==> flow/design.v <==
`timescale 1ns/10ps
module  ATCONV(
	input		clk,
	input		reset,
	output 	    busy,	
	input		ready,	
	output reg	[11:0]	iaddr,
	input signed [12:0]	idata,
	output	reg 	cwr,
	output  reg	[11:0]	caddr_wr,
	output reg 	[12:0] 	cdata_wr,
	output	reg 	crd,
	output reg	[11:0] 	caddr_rd,
	input 	[12:0] 	cdata_rd,
	output reg 	csel
	);
	reg [2:0] cur_state, next_state;
	localparam IDLE = 3'd0;
	localparam READ_IMAGE = 3'd1;
	localparam WRITE_MEM0 = 3'd2;
	localparam READ_MEM0 = 3'd3;
	localparam WRITE_MEM1 = 3'd4;
	localparam FINISH = 3'd5;
	reg [5:0] col, row;
	reg [4:0] tempX_L0, tempY_L0;
	reg [3:0] cnt;
	wire [3:0] is_pad;
	assign is_pad[0] = (col < 6'd2);
	assign is_pad[1] = (col > 6'd61);
	assign is_pad[2] = (row < 6'd2);
	assign is_pad[3] = (row > 6'd61);
	assign busy = !(cur_state == FINISH || cur_state == IDLE);
    reg signed [12:0] kernal;
	reg signed [29:0] conv_sum;
	reg [12:0] max;
	always @(posedge clk or posedge reset) begin
		if(reset) cur_state <= IDLE; 
		else cur_state <= next_state;
	end
	always @(*) begin
		case(cur_state)
			IDLE: begin
				if(ready == 1'b1) next_state = READ_IMAGE;
				else next_state = IDLE;
			end
			READ_IMAGE: begin
				if(cnt == 4'd11) next_state = WRITE_MEM0;
				else next_state = READ_IMAGE;
			end
			WRITE_MEM0: begin
				if(row == 6'd63 && col == 6'd63) next_state = READ_MEM0;
				else next_state = READ_IMAGE;
			end
			READ_MEM0: begin
				if(cnt == 4'd5) next_state = WRITE_MEM1;
				else next_state = READ_MEM0;
			end
			WRITE_MEM1: begin
				if(row == 6'd62 && col == 6'd62) next_state = FINISH;
				else next_state = READ_MEM0;
			end
			FINISH: begin
				next_state = IDLE;
			end
			default: begin
				next_state = IDLE;
			end
		endcase
	end
	always @(posedge clk or posedge reset) begin
		if(reset) begin
			col <= 6'd0;
			row <= 6'd0;
			cnt <= 4'd0;
			tempX_L0 <= 5'd0;
			tempY_L0 <= 5'd0;
			csel <= 1'b0;
			cwr <= 1'b0;
			crd <= 1'b0;
			max <= 13'd0;
			iaddr <= 12'd0;
			caddr_rd <= 12'd0;
			caddr_wr <= 12'd0;
			cdata_wr <= 13'd0;
		end
		else begin
			case(cur_state)
				READ_IMAGE: begin
					case(cnt)
						4'd0: begin   
							case({is_pad[2], is_pad[0]})
								2'b00: iaddr <= {row-6'd2, col-6'd2};
								2'b01: iaddr <= {row-6'd2, 6'd0};
								2'b10: iaddr <= {6'd0, col-6'd2};
								2'b11: iaddr <= {6'd0, 6'd0};
						    endcase
							conv_sum <= 30'd0;
						end
						4'd1: begin   
							if(is_pad[2] == 1'b1) iaddr <= {6'd0, col};
							else iaddr <= {row-6'd2, col};
							conv_sum <= $signed(idata) * kernal;
						end
						4'd2: begin   
							case({is_pad[2], is_pad[1]})
								2'b00: iaddr <= {row-6'd2, col+6'd2};
								2'b01: iaddr <= {row-6'd2, 6'd63};
								2'b10: iaddr <= {6'd0, col+6'd2};
								2'b11: iaddr <= {6'd0, 6'd63};
							endcase
							conv_sum <= conv_sum + $signed(idata) * kernal;
						end
						4'd3: begin   
							if(is_pad[0] == 1'b1) iaddr <= {row, 6'd0};
							else iaddr <= {row, col-6'd2};
							conv_sum <= conv_sum + $signed(idata) * kernal;
						end
						4'd4: begin   
							iaddr <= {row, col};
							conv_sum <= conv_sum + $signed(idata) * kernal;
						end
						4'd5: begin   
							if(is_pad[1] == 1'b1) iaddr <= {row, 6'd63};
							else iaddr <= {row, col+6'd2};
							conv_sum <= conv_sum + $signed(idata) * kernal;
						end
						4'd6: begin   
							case({is_pad[3], is_pad[0]})
								2'b00: iaddr <= {row+6'd2, col-6'd2};
								2'b01: iaddr <= {row+6'd2, 6'd0};
								2'b10: iaddr <= {6'd63, col-6'd2};
								2'b11: iaddr <= {6'd63, 6'd0};
							endcase
							conv_sum <= conv_sum + $signed(idata) * kernal;
						end
						4'd7: begin   
							if(is_pad[3] == 1'b1) iaddr <= {6'd63, col};
							else iaddr <= {row+6'd2, col};
							conv_sum <= conv_sum + $signed(idata) * kernal;
						end
						4'd8: begin   
							case({is_pad[3], is_pad[1]})
								2'b00: iaddr <= {row+6'd2, col+6'd2};
								2'b01: iaddr <= {row+6'd2, 6'd63};
								2'b10: iaddr <= {6'd63, col+6'd2};
								2'b11: iaddr <= {6'd63, 6'd63};
							endcase
							conv_sum <= conv_sum + $signed(idata) * kernal;
						end
						4'd9: begin
							conv_sum <= conv_sum + $signed(idata) * kernal;
						end
						4'd10: begin
							conv_sum <= conv_sum + $signed(13'h1FF4);
						end
						4'd11: begin
							caddr_wr <= {row, col};
							cdata_wr <= (conv_sum[16] || conv_sum[16:4] <= 13'd11)? 13'd0 : conv_sum[16:4]-13'd11;
						end
					endcase
					if(cnt == 11) begin
						cnt <= 4'd0;
						cwr <= 1'b1;
						csel <= 1'b0;
					end
					else 
						cnt <= cnt + 4'd1;
				end
				WRITE_MEM0: begin
					cwr <= 1'b0;
					if(col == 6'd63) begin
						col <= 6'd0;
						row <= row + 6'd1;
					end
					else 
						col <= col + 6'd1;
					if(row == 6'd63 && col == 6'd63) begin
						row <= 6'd0;
						col <= 6'd0;
						cwr <= 1'b0;
						crd <= 1'b1;
						csel <= 1'b0;
					end
				end
				READ_MEM0: begin
					case(cnt)
						4'd0: begin
							caddr_rd <= {row, col};
							max <= 13'd0;
						end
						4'd1: begin
							caddr_rd <= {row, col+6'd1};
							max <= cdata_rd;
						end
						4'd2: begin
							caddr_rd <= {row+6'd1, col};
							max <= (max > cdata_rd)? max : cdata_rd; 
						end
						4'd3: begin
							caddr_rd <= {row+6'd1, col+6'd1};
							max <= (max > cdata_rd)? max : cdata_rd; 
						end
						4'd4: begin
							max <= (max > cdata_rd)? max : cdata_rd;
						end
						4'd5: begin 
							caddr_wr <= {tempY_L0, tempX_L0};
							if(max != 13'd0) begin
								if(max[3:0] != 13'd0) cdata_wr <= (max[12:4] + 1) << 4;
								else cdata_wr <= max[12:4] << 4;
							end
							else 
								cdata_wr <= 13'd0;
						end
					endcase
					if(cnt == 4'd5) begin
						cnt <= 4'd0;
						cwr <= 1'b1;
						crd <= 1'b0;
						csel <= 1'b1;
					end
					else 
						cnt <= cnt + 4'd1;
				end
				WRITE_MEM1: begin
					if(tempX_L0 == 5'd31) begin
						tempY_L0 <= tempY_L0 + 5'd1;
						tempX_L0 <= 5'd0;
					end
					else 
						tempX_L0 <= tempX_L0 + 5'd1;
					if(col == 6'd62) begin
						col <= 6'd0;
						row <= row + 6'd2;
					end
					else
						col <= col + 6'd2;
					if(row == 6'd62 && col == 6'd62) begin
						cwr <= 1'b0;
						crd <= 1'b0;
						csel <= 1'b0;
					end
					else begin
						cwr <= 1'b0;
						crd <= 1'b1;
						csel <= 1'b0;
					end
				end
				FINISH: begin
					row <= 6'd0;
					col <= 6'd0;
					tempX_L0 <= 5'd0;
					tempY_L0 <= 5'd0;
				end
			endcase
		end
	end
	always @(*) begin
		case(cnt)
			4'd1: kernal = 13'h1FFF;
			4'd2: kernal = 13'h1FFE;
			4'd3: kernal = 13'h1FFF;
			4'd4: kernal = 13'h1FFC;
			4'd5: kernal = 13'h0010;
			4'd6: kernal = 13'h1FFC;
			4'd7: kernal = 13'h1FFF;
			4'd8: kernal = 13'h1FFE;
			4'd9: kernal = 13'h1FFF;
			default: kernal = 13'h0;
		endcase
	end
endmodule
---- Step by step through the tools: ATCONV ----
The steps from the RTL of ATCONV to its reports follow in flow order.
Line numbers count from 1 in the design file above.
Operators carry their Yosys type and port widths (W data, S select, Z words).
Library cell names are shortened.
A cell with - has no value.
set-up
  top module .............................. ATCONV
  clock input ............................. clk
  cell library ............................ sky130hd
  library corner .......................... tt_025C_1v80

---- Word level ----
Counts by Yosys on the flattened word-level netlist (proc, flatten, opt, wreduce; memories kept). Register bits leave out memories and registers merged into their read ports (data or address). Print and check cells are left out. Cells with the same type and inputs are merged into one.
Memory sizes are those after Yosys's memory passes, which may raise the word count (mostly to a power of two), join words into wider ones and drop unused or constant bits.
cells by class
  bitwise operators ....................... 1
  multipliers ............................. 1
  order comparisons ....................... 6
  multiplexer cells ....................... 53
  reductions and logical operators ........ 36
  eq/ne operators ......................... 40
  add/subtract/negate cells ............... 13
operator list
  kind                     number
  $mul A13 B13 Y26         1
  $pmux W12 S4             5
  $pmux W30 S4             1
  $pmux W12 S9             1
  $mux W13                 6
  $mux W12                 4
  $mux W6                  8
  $pmux W13 S3             1
  $pmux W6 S3              2
  $add A30 B26 Y30         1
  $add A30 B5 Y30 const B  1
  $pmux W13 S2             1
  $eq A6 B6 Y1 const B     4
  $pmux W12 S2             1
  $pmux W5 S2              2
  $reduce_and A3 Y1        6
  $eq A2 B2 Y1 const B     8
  $eq A4 B3 Y1 const B     4
  $eq A4 B4 Y1 const B     4
  $reduce_bool A4 Y1       4
  $pmux W3 S5              1
  $gt A13 B13 Y1           1
  $sub A13 B4 Y13 const B  1
  $le A13 B4 Y1 const B    1
  $reduce_bool A13 Y1      1
  $ne A2 B2 Y1 const B     6
  $add A6 B1 Y6 const B    2
  $add A6 B2 Y6 const B    2
Other operator kinds: 38; their cells: 70.
word-level totals
  flip-flop bits (word level) ............. 124
  input port bits ......................... 29
  word-level cells ........................ 166
  memories ................................ 1
  ROM bits ................................ 208
memory list
  name              words  bits a word  read ports  write ports  line  source
  (name not given)  16     13           1           0            259   case(cnt)

---- Logic depth ----
Longest topological path by Yosys (ltp), each cell counted once; first at word level (registers and memories cut), then after technology mapping (sequential cells cut; the memories' decode and read muxes count).
logic depth
  depth in word-level cells ............... 5
  ABC_AREA ................................ 0
  depth in mapped cells ................... 33
  depth with buffers taken out ............ 33

---- Synthesis result ----
Source: synth_stat.txt of the flow (Yosys; design flattened, memories mapped). It holds for the ABC_AREA given above (unset counts as 0); a run with the other value may have another netlist.
Totals and module areas in this step are rounded.
synthesis totals
  sequential part of the area ............. 2900 um^2
  flip-flop cells ......................... 114
  buffer cells ............................ 65
  mapped cells ............................ 1326
  cell area after synthesis ............... 12000 um^2
cells by type
  cell      number  area in all (um^2)
  dfrtp_1   96      2.4E+03
  ha_1      125     1564
  fa_1      66      1.32E+03
  inv_1     143     536.765
  edfxtp_1  17      510.49
  nand2_1   127     476.707
  xnor2_1   53      464.195
  o21ai_0   80      400.384
  a21oi_1   79      395.379
  mux2i_1   36      360.346
  nor2_1    78      292.781
  clkbuf_1  61      228.97
  xor2_1    23      201.443
  and2_1    31      193.936
  a21o_1    21      157.651
  nor3_1    29      145.139
  nand2b_1  22      137.632
  nor2b_1   21      131.376
Other cell types: 57; their cells: 218.

---- Timing after synthesis ----
Source: OpenSTA report_checks on the synthesized netlist (no wires, ideal clock, input and output delay 20% of the period each), path of least setup slack; recovery checks are left aside. Register names are those of the netlist, which keeps one name where synthesis merged equal registers.
path after synthesis
  kind .................................... input -> register
  start point ............................. input port idata[4]
  end point ............................... register conv_sum[16]
  library setup time ...................... 0.265 ns
  clock period ............................ 10.0 ns
  slack ................................... 1.829 ns
  delay of the path ....................... 6.171 ns
  stages on the path ...................... 28
  buffers on the path ..................... 2
  arrival ................................. 7.906 ns
  synthesis period reached ................ 8.171 ns
"delay of the path" = arrival - input delay + setup time.
"stages on the path": output pins that drive a net of the path, with the launching flip-flop's if there is one; two outputs of one cell count as two.
"synthesis period reached" is the clock period less the worst setup slack; recovery checks do not enter. This is arithmetic on one report: input and output delays are still those of the set period (20% each).
The rows between start and end are the longest chain of elaborated cells between them; the timing report does not say that the signal goes this way. Where chains are equally long, one stands for them.
Each line given opens the expression or statement behind the cell; cells for indexed reads and writes are added by Yosys, which also makes memories of some case tables.
A register here has more assigning lines than the two given.
between the ends, after synthesis
  path through ............................ clkbuf_1 clkbuf_1 xnor2_1 nor2_1 ha_1 inv_1 fa_1 inv_1 fa_1 ha_1 fa_1 ha_1 ha_1 nor2b_1 o21ai_0 nand2_1 a21o_1 a21o_1 a21o_1 a21oi_1 xnor2_1 ha_1 or3_1 o21ba_2 a21o_1 a21oi_1 xor2_1 o21ai_1
  length of the longest elaborated chain .. 3
  elaborated cells on any way between the ends .. 3
ends and longest elaborated chain, after synthesis
  element           line  source
  from (decl)       8     input signed [12:0] idata,
  $mul A13 B13 Y26  151   conv_sum <= conv_sum + $signed(idata) * kernal;
  $add A30 B26 Y30  151
  $pmux W30 S4      89    case(cnt)
  to (assign)       102   conv_sum <= $signed(idata) * kernal;
  to (assign)       111   conv_sum <= conv_sum + $signed(idata) * kernal;
  to (decl)         34    reg signed [29:0] conv_sum;

---- Worst path after layout ----
Path of least setup slack in the final report of job 1 (OpenROAD, finished layout, wires in). Where an end is a register, its clock arrival counts in the times.
path after layout
  kind .................................... input -> register
  start point ............................. input port idata[8]
  end point ............................... register conv_sum[16]
  library setup time ...................... 0.26 ns
  stages on the path ...................... 25
  arrival ................................. 8.40 ns
  clock period ............................ 9.67 ns
  buffers on the path ..................... 1
  slack ................................... 1.44 ns
The rows between start and end are the longest chain of elaborated cells between them; the timing report does not say that the signal goes this way. Where chains are equally long, one stands for them.
A register here has more assigning lines than the two given.
between the ends, after layout
  path through ............................ clkdlybuf4s50_1 inv_1 nor2_1 ha_1 inv_1 fa_1 inv_1 fa_1 fa_1 fa_1 ha_1 ha_1 o21a_1 nor2_1 inv_1 a31oi_1 xnor2_1 ha_1 or2_2 a21oi_1 o21ba_2 a21o_1 a21oi_1 xor2_1 o21ai_1
  length of the longest elaborated chain .. 3
  elaborated cells on any way between the ends .. 3
ends and longest elaborated chain, after layout
  element           line  source
  from (decl)       8     input signed [12:0] idata,
  $mul A13 B13 Y26  151   conv_sum <= conv_sum + $signed(idata) * kernal;
  $add A30 B26 Y30  151
  $pmux W30 S4      89    case(cnt)
  to (assign)       102   conv_sum <= $signed(idata) * kernal;
  to (assign)       111   conv_sum <= conv_sum + $signed(idata) * kernal;
  to (decl)         34    reg signed [29:0] conv_sum;

Appendix: measured runs

Stored flow runs of ATCONV (5 of them; Yosys, OpenROAD, sky130hd). They differ in their settings and are not a sequence. Constraints: input delay and output delay 20% of the set period each, output load 0.01 pF.
By "achieved clock period" is meant the clock period of the run minus its worst setup slack. This is arithmetic on one report: input and output delays are still those of the set period (20% each).
"critical setup path time" is the time allowed to the run's worst setup path (the clock period less input and output delay, where it has them) less its slack. Clock arrival times count: a late capture clock shortens it, a late launch clock lengthens it.
Values from the reports are rounded here.

---- job 1 ----
settings
  CAP_MARGIN = 10
  CELL_PAD_IN_SITES_DETAIL_PLACEMENT = 2
  CELL_PAD_IN_SITES_GLOBAL_PLACEMENT = 1
  CORE_ASPECT_RATIO = 1.46
  CORE_MARGIN = 5
  CORE_UTILIZATION = 32
  CTS_CLUSTER_DIAMETER = 333
  GPL_TIMING_DRIVEN = 1
  MAX_ROUTING_LAYER = met4
  PLACE_DENSITY = 0.7
  SETUP_SLACK_MARGIN = 1.12
  SLEW_MARGIN = 40
  period_ns = 9.67
results
  critical setup path time ................ 6.29 ns
  worst setup path kind ................... input -> register
  chip area in the Yosys report ........... 12000 um^2
  worst setup slack after layout .......... 1.4 ns
  total negative slack .................... 0.000 ns
  utilization ............................. 0.38
  die outline area ........................ 40000 um^2
  achieved clock period ................... 8.226 ns

---- job 2 ----
settings
  CAP_MARGIN = 10
  CELL_PAD_IN_SITES_DETAIL_PLACEMENT = 2
  CELL_PAD_IN_SITES_GLOBAL_PLACEMENT = 1
  CORE_ASPECT_RATIO = 1.46
  CORE_MARGIN = 5
  CORE_UTILIZATION = 32
  CTS_CLUSTER_DIAMETER = 333
  GPL_TIMING_DRIVEN = 0
  PLACE_DENSITY = 0.7
  SETUP_SLACK_MARGIN = 1.12
  SLEW_MARGIN = 40
  period_ns = 6.36
results
  achieved clock period ................... 7.677 ns
  utilization ............................. 0.42
  chip area in the Yosys report ........... 12000 um^2
  worst setup slack after layout .......... -1.3 ns
  die outline area ........................ 40000 um^2
  critical setup path time ................ 7.68 ns
  worst setup path kind ................... register -> register
  total negative slack .................... -7.6 ns

---- job 3 ----
settings
  period_ns = 10.0
  CAP_MARGIN = 20
  CORE_MARGIN = 2
  CORE_UTILIZATION = 40
  SLEW_MARGIN = 20
results
  total negative slack .................... 0.000 ns
  die outline area ........................ 30000 um^2
  critical setup path time ................ 6.67 ns
  worst setup path kind ................... input -> register
  utilization ............................. 0.46
  achieved clock period ................... 8.665 ns
  worst setup slack after layout .......... 1.3 ns
  chip area in the Yosys report ........... 12000 um^2

---- job 4 ----
settings
  CORE_UTILIZATION = 21
  GPL_TIMING_DRIVEN = 1
  PLACE_DENSITY_LB_ADDON = 0.0
  SLEW_MARGIN = 40
  period_ns = 6.73
  CAP_MARGIN = 20
  CORE_MARGIN = 2
results
  chip area in the Yosys report ........... 12000 um^2
  utilization ............................. 0.29
  total negative slack .................... -0.24 ns
  critical setup path time ................ 5.54 ns
  worst setup path kind ................... input -> register
  worst setup slack after layout .......... -0.16 ns
  achieved clock period ................... 6.891 ns
  die outline area ........................ 57000 um^2

---- job 5 ----
settings
  CAP_MARGIN = 20
  CELL_PAD_IN_SITES_DETAIL_PLACEMENT = 2
  CELL_PAD_IN_SITES_GLOBAL_PLACEMENT = 1
  CORE_ASPECT_RATIO = 1.46
  CORE_MARGIN = 5
  CORE_UTILIZATION = 32
  CTS_CLUSTER_DIAMETER = 379
  GPL_TIMING_DRIVEN = 1
  MAX_ROUTING_LAYER = met5
  PLACE_DENSITY = 0.7
  SETUP_SLACK_MARGIN = 1.12
  SLEW_MARGIN = 40
  period_ns = 9.67
results
  achieved clock period ................... 8.212 ns
  die outline area ........................ 40000 um^2
  utilization ............................. 0.38
  critical setup path time ................ 6.28 ns
  worst setup path kind ................... input -> register
  worst setup slack after layout .......... 1.5 ns
  chip area in the Yosys report ........... 12000 um^2
  total negative slack .................... 0.000 ns
